==> flow/design.v <==
`timescale 1ns/1ps   
module fp_arithmetic_sequence_generator (
    input wire clk,                   
    input wire rst_n,                 
    input wire activate,              
    input wire [31:0] a1,             
    input wire [31:0] d,              
    input wire [31:0] n,              
    input wire [31:0] saddr,          
    output reg done,                  
    output reg [31:0] mem_addr,       
    output reg [31:0] mem_wdata,      
    output reg mem_write,             
    input wire mem_ready              
);
    localparam IDLE = 3'b000;        
    localparam INIT = 3'b001;        
    localparam LOAD_ADD = 3'b010;    
    localparam WAIT_ADD = 3'b011;    
    localparam MEM_WRITE = 3'b100;   
    localparam WAIT_MEM = 3'b101;    
    localparam UPDATE = 3'b110;      
    localparam FINISH = 3'b111;      
    reg [2:0] state;                 
    reg [31:0] counter;              
    reg [31:0] current_term;         
    reg [31:0] add_a, add_b;        
    reg add_start;                   
    wire [31:0] add_result;          
    wire add_done;                   
    fp_adder fp_add_inst (
        .clk(clk),
        .rst_n(rst_n),
        .a(add_a),
        .b(add_b),
        .start(add_start),
        .result(add_result),
        .done(add_done)
    );
    always @(posedge clk or negedge rst_n) begin
        if (!rst_n) begin
            state <= IDLE;
            counter <= 32'b0;
            current_term <= 32'b0;
            done <= 1'b0;
            add_start <= 1'b0;
            add_a <= 32'b0;
            add_b <= 32'b0;
            mem_addr <= 32'b0;
            mem_wdata <= 32'b0;
            mem_write <= 1'b0;
        end else begin
            add_start <= 1'b0;
            mem_write <= 1'b0;
            case (state)
                IDLE: begin
                    counter <= 32'b0;
                    done <= 1'b0;
                    if (activate) begin
                        state <= INIT;   
                    end
                end
                INIT: begin
                    current_term <= a1;          
                    counter <= 32'b0;            
                    mem_addr <= saddr;           
                    if (n == 32'b0)
                        state <= FINISH;         
                    else
                        state <= MEM_WRITE;      
                end
                LOAD_ADD: begin
                    add_a <= current_term;
                    add_b <= d;
                    add_start <= 1'b1;           
                    state <= WAIT_ADD;
                end
                WAIT_ADD: begin
                    if (add_done) begin
                        state <= MEM_WRITE;      
                    end
                end
                MEM_WRITE: begin
                    mem_wdata <= (counter == 0) ? a1 : add_result;
                    mem_write <= 1'b1;           
                    state <= WAIT_MEM;
                end
                WAIT_MEM: begin
                    if (mem_ready) begin
                        mem_addr <= mem_addr + 4;  
                        counter <= counter + 1'b1;  
                        if ((counter + 32'd1) >= n) begin
                            state <= FINISH;
                        end else if (counter == 0) begin
                            current_term <= a1;
                            state <= LOAD_ADD;   
                        end else begin
                            current_term <= add_result;
                            state <= LOAD_ADD;
                        end
                    end
                end
                FINISH: begin
                    done <= 1'b1;               
                    if (!activate) begin
                        state <= IDLE;          
                    end
                end
                default: state <= IDLE;         
            endcase
        end
    end
endmodule
module fp_adder (
    input wire clk,
    input wire rst_n,
    input wire [31:0] a,         
    input wire [31:0] b,         
    input wire start,            
    output reg [31:0] result,    
    output reg done              
);
    reg [31:0] a_reg, b_reg;    
    reg a_sign, b_sign;          
    reg [7:0] a_exp, b_exp;      
    reg [23:0] a_mant, b_mant;   
    reg [7:0] result_exp;        
    reg result_sign;             
    reg [24:0] result_mant;      
    reg [7:0] exp_diff;          
    localparam IDLE = 3'h0;       
    localparam UNPACK = 3'h1;     
    localparam ALIGN = 3'h2;      
    localparam ADD = 3'h3;        
    localparam NORMALIZE = 3'h4;  
    localparam PACK = 3'h5;       
    reg [2:0] state;
    always @(posedge clk or negedge rst_n) begin
        if (!rst_n) begin
            state <= IDLE;
            result <= 32'b0;
            done <= 1'b0;
        end else begin
            done <= 1'b0;   
            case (state)
                IDLE: begin
                    if (start) begin
                        a_reg <= a;   
                        b_reg <= b;
                        state <= UNPACK;
                    end
                end
                UNPACK: begin
                    a_sign <= a_reg[31];
                    a_exp <= a_reg[30:23];
                    a_mant <= {1'b1, a_reg[22:0]};   
                    b_sign <= b_reg[31];
                    b_exp <= b_reg[30:23];
                    b_mant <= {1'b1, b_reg[22:0]};   
                    state <= ALIGN;
                end
                ALIGN: begin
                    if (a_exp > b_exp) begin
                        exp_diff <= a_exp - b_exp;
                        b_mant <= ((a_exp - b_exp) > 24) ? 24'b0 : (b_mant >> (a_exp - b_exp));
                        result_exp <= a_exp;
                    end else begin
                        exp_diff <= b_exp - a_exp;
                        a_mant <= ((b_exp - a_exp) > 24) ? 24'b0 : (a_mant >> (b_exp - a_exp));
                        result_exp <= b_exp;
                    end
                    state <= ADD;
                end
                ADD: begin
                    if (a_sign == b_sign) begin
                        result_mant <= a_mant + b_mant;
                        result_sign <= a_sign;
                    end else begin
                        if (a_mant >= b_mant) begin
                            result_mant <= a_mant - b_mant;
                            result_sign <= a_sign;
                        end else begin
                            result_mant <= b_mant - a_mant;
                            result_sign <= b_sign;
                        end
                    end
                    state <= NORMALIZE;
                end
                NORMALIZE: begin
                    if (result_mant[24]) begin
                        result_mant <= result_mant >> 1;
                        result_exp <= result_exp + 1;
                        state <= PACK;
                    end else if (result_mant[23:0] != 0) begin
                        if (!result_mant[23]) begin
                            result_mant <= result_mant << 1;
                            result_exp <= result_exp - 1;
                        end else begin
                            state <= PACK;
                        end
                    end else begin
                        result_exp <= 8'b0;
                        state <= PACK;
                    end
                end
                PACK: begin
                    result <= {result_sign, result_exp, result_mant[22:0]};
                    done <= 1'b1;   
                    state <= IDLE;
                end
                default: state <= IDLE;   
            endcase
        end
    end
endmodule
# Step by step through the tools: fp_arithmetic_sequence_generator
# Module fp_arithmetic_sequence_generator before and after one edit of its RTL, step after step.
# Lines under "orig" count in the file above, lines under "edited" in the edited file.
# "change": "edited" minus "orig" as printed here. "rel_change_pct": 100 x difference / "orig".
# Library cell names are shortened.
# Not given: -
[design] top_module="fp_arithmetic_sequence_generator" clock_port="clk" library="sky130hd" lib_corner="tt_025C_1v80"

# Edit of the RTL
# Unified diff, file above to edited file.
# This change comes from a script, not from a designer. The edited design behaves differently; no optimisation was intended.
# begin of diff
@@ -90,5 +90,5 @@
                         mem_addr <= mem_addr + 4;  
                         counter <= counter + 1'b1;  
-                        if ((counter + 32'd1) >= n) begin
+                        if ((counter | 32'd1) >= n) begin
                             state <= FINISH;
                         end else if (counter == 0) begin
# end of diff

# Word-level counts
# Counts by Yosys on the flattened word-level netlist (proc, flatten, opt, wreduce; memories kept). Register bits leave out memories and registers merged into their read ports (data or address). Print and check cells are left out.
[word_totals] item="word_cells" orig=138 edited=137 change=-1 rel_change_pct=-0.72
[word_totals] item="register_bits" orig=398 edited=398 change=0 rel_change_pct=0.00
[classes] item="n_reduce_logical" orig=26 edited=26 change=0 rel_change_pct=0.00
[classes] item="addsub" orig=12 edited=11 change=-1 rel_change_pct=-8.33
[classes] item="shift" orig=2 edited=2 change=0 rel_change_pct=0.00
[classes] item="n_eq" orig=24 edited=24 change=0 rel_change_pct=0.00
[classes] item="n_mux" orig=43 edited=43 change=0 rel_change_pct=0.00
[classes] item="compare" orig=5 edited=5 change=0 rel_change_pct=0.00
[op_table] op="adder 32 x 1 -> 32 bit (second input constant)" orig=2 edited=1 change=-1 rel_change_pct=-50.00
# Operator kinds equal on both sides are left out: 44.

# Depth
# Longest topological path by Yosys (ltp), each cell counted once; first at word level (registers and memories cut), then after technology mapping (sequential cells cut; the memories' decode and read muxes count).
[logic_depth] item="depth_word" orig=5 edited=5 change=0 rel_change_pct=0.00
[logic_depth] item="abc_area" orig="0" edited="0"
[logic_depth] item="mapped_depth" orig=19 edited=17 change=-2 rel_change_pct=-10.53

# Mapped cells and area
# Source: synth_stat.txt of the flow (Yosys; design flattened, memories mapped). It holds for the ABC_AREA given above (unset counts as 0); a run with the other value may have another netlist.
[synth_totals] item="mapped_area_um2" orig=25316.8 edited=24461.0 change=-855.8 rel_change_pct=-3.38
[synth_totals] item="ff_cells" orig=405 edited=405 change=0 rel_change_pct=0.00
[synth_totals] item="cell_count" orig=2580 edited=2421 change=-159 rel_change_pct=-6.16
[synth_totals] item="n_buf" orig=162 edited=134 change=-28 rel_change_pct=-17.28
[types] type="a221oi_1" orig=43 edited=4 change=-39 rel_change_pct=-90.70
[types] type="clkbuf_1" orig=136 edited=98 change=-38 rel_change_pct=-27.94
[types] type="a21oi_1" orig=153 edited=189 change=36 rel_change_pct=23.53
[types] type="o21ai_0" orig=141 edited=105 change=-36 rel_change_pct=-25.53
[types] type="or3_1" orig=43 edited=13 change=-30 rel_change_pct=-69.77
[types] type="nor2_1" orig=189 edited=218 change=29 rel_change_pct=15.34
[types] type="inv_1" orig=171 edited=147 change=-24 rel_change_pct=-14.04
[types] type="a21o_1" orig=45 edited=22 change=-23 rel_change_pct=-51.11
[types] type="mux2i_1" orig=115 edited=102 change=-13 rel_change_pct=-11.30
[types] type="and2_1" orig=24 edited=11 change=-13 rel_change_pct=-54.17
[types] type="o21ai_1" orig=4 edited=17 change=13 rel_change_pct=325.00
[types] type="a22o_1" orig=33 edited=21 change=-12 rel_change_pct=-36.36
[types] type="a211oi_1" orig=34 edited=23 change=-11 rel_change_pct=-32.35
[types] type="o21a_1" orig=24 edited=14 change=-10 rel_change_pct=-41.67
[types] type="nand2_1" orig=171 edited=162 change=-9 rel_change_pct=-5.26
[types] type="o31ai_1" orig=25 edited=17 change=-8 rel_change_pct=-32.00
[types] type="o2bb2ai_1" orig=26 edited=33 change=7 rel_change_pct=26.92
[types] type="mux4_2" orig=16 edited=23 change=7 rel_change_pct=43.75
# Cell types equal on both sides are left out: 12.
# Not every row of either side is listed.
# The figures by module come from a second, unflattened synthesis with its own total; it is not the netlist above.
[hier_totals] item="cells_unflattened" orig=2423 edited=2372 change=-51 rel_change_pct=-2.10
[hier_totals] item="hier_area_um2" orig=24977.7 edited=24772.5 change=-205.2 rel_change_pct=-0.82
# Each row is one instance without its submodules.
[by_module_orig] mod="fp_adder" area_um2=14473.9 instances=1 n_cells=1438
[by_module_orig] mod="fp_arithmetic_sequence_generator" area_um2=10503.8 instances=1 n_cells=985
[by_module_edited] mod="fp_adder" area_um2=14473.9 instances=1 n_cells=1438
[by_module_edited] mod="fp_arithmetic_sequence_generator" area_um2=10298.6 instances=1 n_cells=934

# Path before layout
# OpenSTA on the mapped netlist: ideal clock, no wires. The path of least setup slack (recovery checks aside). Input and output delay are each 20% of the period. Register names are those of the netlist, which keeps one name where synthesis merged equal registers.
[synth_timing] item="path_kind" orig="input-to-reg" edited="input-to-reg"
[synth_timing] item="start" orig="in n[17]" edited="in rst_n"
[synth_timing] item="end" orig="reg current_term[10]" edited="reg fp_add_inst.result_mant[0]"
[synth_timing] item="slack_ps" orig=7370 edited=7150 change=-220
[synth_timing] item="in_delay_ps" orig=2400 edited=2400 change=0 rel_change_pct=0.00
[synth_timing] item="path_stages" orig=12 edited=3 change=-9 rel_change_pct=-75.00
[synth_timing] item="launch_ps" orig=2400 edited=2400 change=0 rel_change_pct=0.00
[synth_timing] item="clock_period_ps" orig=12000 edited=12000 change=0 rel_change_pct=0.00
[synth_timing] item="arrival_ps" orig=4489 edited=4412 change=-77 rel_change_pct=-1.72
[synth_timing] item="path_delay_ps" orig=2230 edited=2450 change=220 rel_change_pct=9.87
[synth_timing] item="period_less_setup_slack_ps" orig=4630 edited=4850 change=220 rel_change_pct=4.75
# "path_delay_ps" is the arrival time less input delay plus setup time.
# "path_stages" counts driving pins, that of a launching flip-flop among them; a cell with two outputs on the path counts twice.
# "period_less_setup_slack_ps" is the clock period less the worst setup slack; recovery checks do not enter. This is arithmetic on one report: input and output delays are still those of the set period (20% each).
# Between the ends stands the longest chain of elaborated cells between them, by number of cells; it is not shown to be the way that was timed. Of several equally long chains one is given.
# Each line given opens the expression or statement behind the cell; cells for indexed reads and writes are added by Yosys, which also makes memories of some case tables.
# A register here has more assigning lines than the two given.
[synth_via_orig] cell_sequence="inv_1 ha_1 a21o_1 a21o_1 a21o_1 a21o_1 a21oi_1 o2111ai_1 o21bai_1 a21boi_1 clkbuf_1 a221oi_1" elab_chain_cells=4 cells_between=6 lines_between=3 classes_between="compare: 1; eq/ne: 1; mux: 3; reduce/logical: 1"
[synth_lines_orig] item="start, declared" line_no=8 source="input wire [31:0] n,"
[synth_lines_orig] item=">= comparator 32 bit" line_no=92 source="if ((counter + 32'd1) >= n) begin"
[synth_lines_orig] item="2-to-1 mux 32 bit" line_no=92
[synth_lines_orig] item="2-to-1 mux 32 bit" line_no=89 source="if (mem_ready) begin"
[synth_lines_orig] item="case mux 32 bit (select 2 bit)" line_no=55 source="case (state)"
[synth_lines_orig] item="end, assigned" line_no=64 source="current_term <= a1;"
[synth_lines_orig] item="end, assigned" line_no=95 source="current_term <= a1;"
[synth_lines_orig] item="end, declared" line_no=26 source="reg [31:0] current_term;"
[synth_via_edited] cell_sequence="o21ai_0 a21oi_1 a21boi_0" elab_chain_cells=1 cells_between=1 lines_between=0 classes_between="reduce/logical: 1"
[synth_lines_edited] item="start, declared" line_no=4 source="input wire rst_n,"
[synth_lines_edited] item="AND reduction 4 bit"
[synth_lines_edited] item="end, assigned" line_no=176 source="result_mant <= a_mant + b_mant;"
[synth_lines_edited] item="end, assigned" line_no=180 source="result_mant <= a_mant - b_mant;"
[synth_lines_edited] item="end, declared" line_no=129 source="reg [24:0] result_mant;"

# Path in the finished layout
# Path of least setup slack in the final report of each run of set A (OpenROAD, finished layout, wires in). Where an end is a register, its clock arrival counts in the times.
# The report prints the path's times to 10 ps; the period is as set.
[layout_timing] item="path_kind" orig="reg-to-reg" edited="input-to-reg"
[layout_timing] item="start" orig="reg counter[0]" edited="in n[25]"
[layout_timing] item="end" orig="reg current_term[6]" edited="reg current_term[19]"
[layout_timing] item="in_delay_ps" edited=2400
[layout_timing] item="path_stages" orig=17 edited=14 change=-3 rel_change_pct=-17.65
[layout_timing] item="arrival_ps" orig=5630 edited=5560 change=-70 rel_change_pct=-1.24
[layout_timing] item="launch_ps" orig=580 edited=2400 change=1820 rel_change_pct=313.79
[layout_timing] item="clock_period_ps" orig=12000 edited=12000 change=0 rel_change_pct=0.00
[layout_timing] item="slack_ps" orig=6820 edited=6940 change=120
# Between the ends stands the longest chain of elaborated cells between them, by number of cells; it is not shown to be the way that was timed. Of several equally long chains one is given.
# A register here has more assigning lines than the two given.
[layout_via_orig] cell_sequence="dfrtp_1 nand3_1 nor4_1 and3_1 nand4_1 nor2_1 and3_1 xor2_1 ha_1 a21o_1 a21o_1 a21o_1 nor2_2 buf_4 a21boi_2 buf_4 a221oi_1" elab_chain_cells=5 cells_between=9 classes_between="add/sub: 1; compare: 1; eq/ne: 1; mux: 4; reduce/logical: 2"
[layout_lines_orig] item="start, declared" line_no=25 source="reg [31:0] counter;"
[layout_lines_orig] item="start, assigned" line_no=43 source="counter <= 32'b0;"
[layout_lines_orig] item="start, assigned" line_no=91 source="counter <= counter + 1'b1;"
[layout_lines_orig] item="adder 32 x 1 -> 32 bit" line_no=92 source="if ((counter + 32'd1) >= n) begin"
[layout_lines_orig] item=">= comparator 32 bit" line_no=92
[layout_lines_orig] item="2-to-1 mux 32 bit" line_no=92
[layout_lines_orig] item="2-to-1 mux 32 bit" line_no=89 source="if (mem_ready) begin"
[layout_lines_orig] item="case mux 32 bit (select 2 bit)" line_no=55 source="case (state)"
[layout_lines_orig] item="end, assigned" line_no=64 source="current_term <= a1;"
[layout_lines_orig] item="end, assigned" line_no=95 source="current_term <= a1;"
[layout_lines_orig] item="end, declared" line_no=26 source="reg [31:0] current_term;"
[layout_via_edited] cell_sequence="clkdlybuf4s50_1 inv_1 ha_1 a21o_1 a21o_1 a21o_1 a21o_1 a21oi_1 o21ai_0 nor3_1 a31o_2 buf_4 nor2_1 a21oi_1" elab_chain_cells=4 cells_between=6 lines_between=3 classes_between="compare: 1; eq/ne: 1; mux: 3; reduce/logical: 1"
[layout_lines_edited] item="start, declared" line_no=8 source="input wire [31:0] n,"
[layout_lines_edited] item=">= comparator 32 bit" line_no=92 source="if ((counter | 32'd1) >= n) begin"
[layout_lines_edited] item="2-to-1 mux 32 bit" line_no=92
[layout_lines_edited] item="2-to-1 mux 32 bit" line_no=89 source="if (mem_ready) begin"
[layout_lines_edited] item="case mux 32 bit (select 2 bit)" line_no=55 source="case (state)"
[layout_lines_edited] item="end, assigned" line_no=64 source="current_term <= a1;"
[layout_lines_edited] item="end, assigned" line_no=95 source="current_term <= a1;"
[layout_lines_edited] item="end, declared" line_no=26 source="reg [31:0] current_term;"

# Measured runs
# Both versions went through the flow (Yosys, OpenROAD) with the same settings in each pair. Constraints: input delay and output delay 20% of the set period each, output load 0.01 pF.
[flow_settings_set_A] period_ns=12.0 CAP_MARGIN=20 CORE_MARGIN=2 CORE_UTILIZATION=40 SLEW_MARGIN=20
[results_set_A] item="die_footprint_um2" orig=65321.1 edited=63146.7 change=-2174.4 rel_change_pct=-3.33
[results_set_A] item="timing.achieved_period_ps" orig=5178 edited=5056 change=-122 rel_change_pct=-2.36
[results_set_A] item="ys_area_um2" orig=25316.8 edited=24461.0 change=-855.8 rel_change_pct=-3.38
[results_set_A] item="layout_utilization_pct" orig=47.1 edited=47.4 change=0.3
[results_set_A] item="tns_ps" orig=0 edited=0 change=0
[results_set_A] item="finalCellArea_um2" orig=29574.6 edited=28609.9 change=-964.7 rel_change_pct=-3.26
[results_set_A] item="worstSetupSlack_ps" orig=6822 edited=6944 change=122
[results_set_A] item="fin_power_uw" orig=3462 edited=3367 change=-95 rel_change_pct=-2.74
[results_set_A] item="fin_hold_ws_ps" orig=421 edited=419 change=-2
[flow_settings_set_B] CELL_PAD_IN_SITES_DETAIL_PLACEMENT=2 CELL_PAD_IN_SITES_GLOBAL_PLACEMENT=3 CORE_MARGIN=7 CORE_UTILIZATION=28 CTS_CLUSTER_DIAMETER=127 CTS_CLUSTER_SIZE=49 MAX_ROUTING_LAYER="met5" SLEW_MARGIN=30 period_ns=3.21 CAP_MARGIN=20
[results_set_B] item="die_footprint_um2" orig=99032.9 edited=95833.6 change=-3199.3 rel_change_pct=-3.23
[results_set_B] item="timing.achieved_period_ps" orig=3868 edited=3719 change=-149 rel_change_pct=-3.85
[results_set_B] item="ys_area_um2" orig=25316.8 edited=24461.0 change=-855.8 rel_change_pct=-3.38
[results_set_B] item="layout_utilization_pct" orig=42.5 edited=40.4 change=-2.1
[results_set_B] item="tns_ps" orig=-32659 edited=-21884 change=10775
[results_set_B] item="finalCellArea_um2" orig=38106.5 edited=34973.5 change=-3133.0 rel_change_pct=-8.22
[results_set_B] item="worstSetupSlack_ps" orig=-658 edited=-509 change=149
[results_set_B] item="fin_power_uw" orig=11016 edited=10886 change=-130 rel_change_pct=-1.18
# By "timing.achieved_period_ps" is meant the clock period of the run minus its worst setup slack. This is arithmetic on one report: input and output delays are still those of the set period (20% each).
# "fin_power_uw" is the tool's figure for a default switching activity; nothing was simulated.
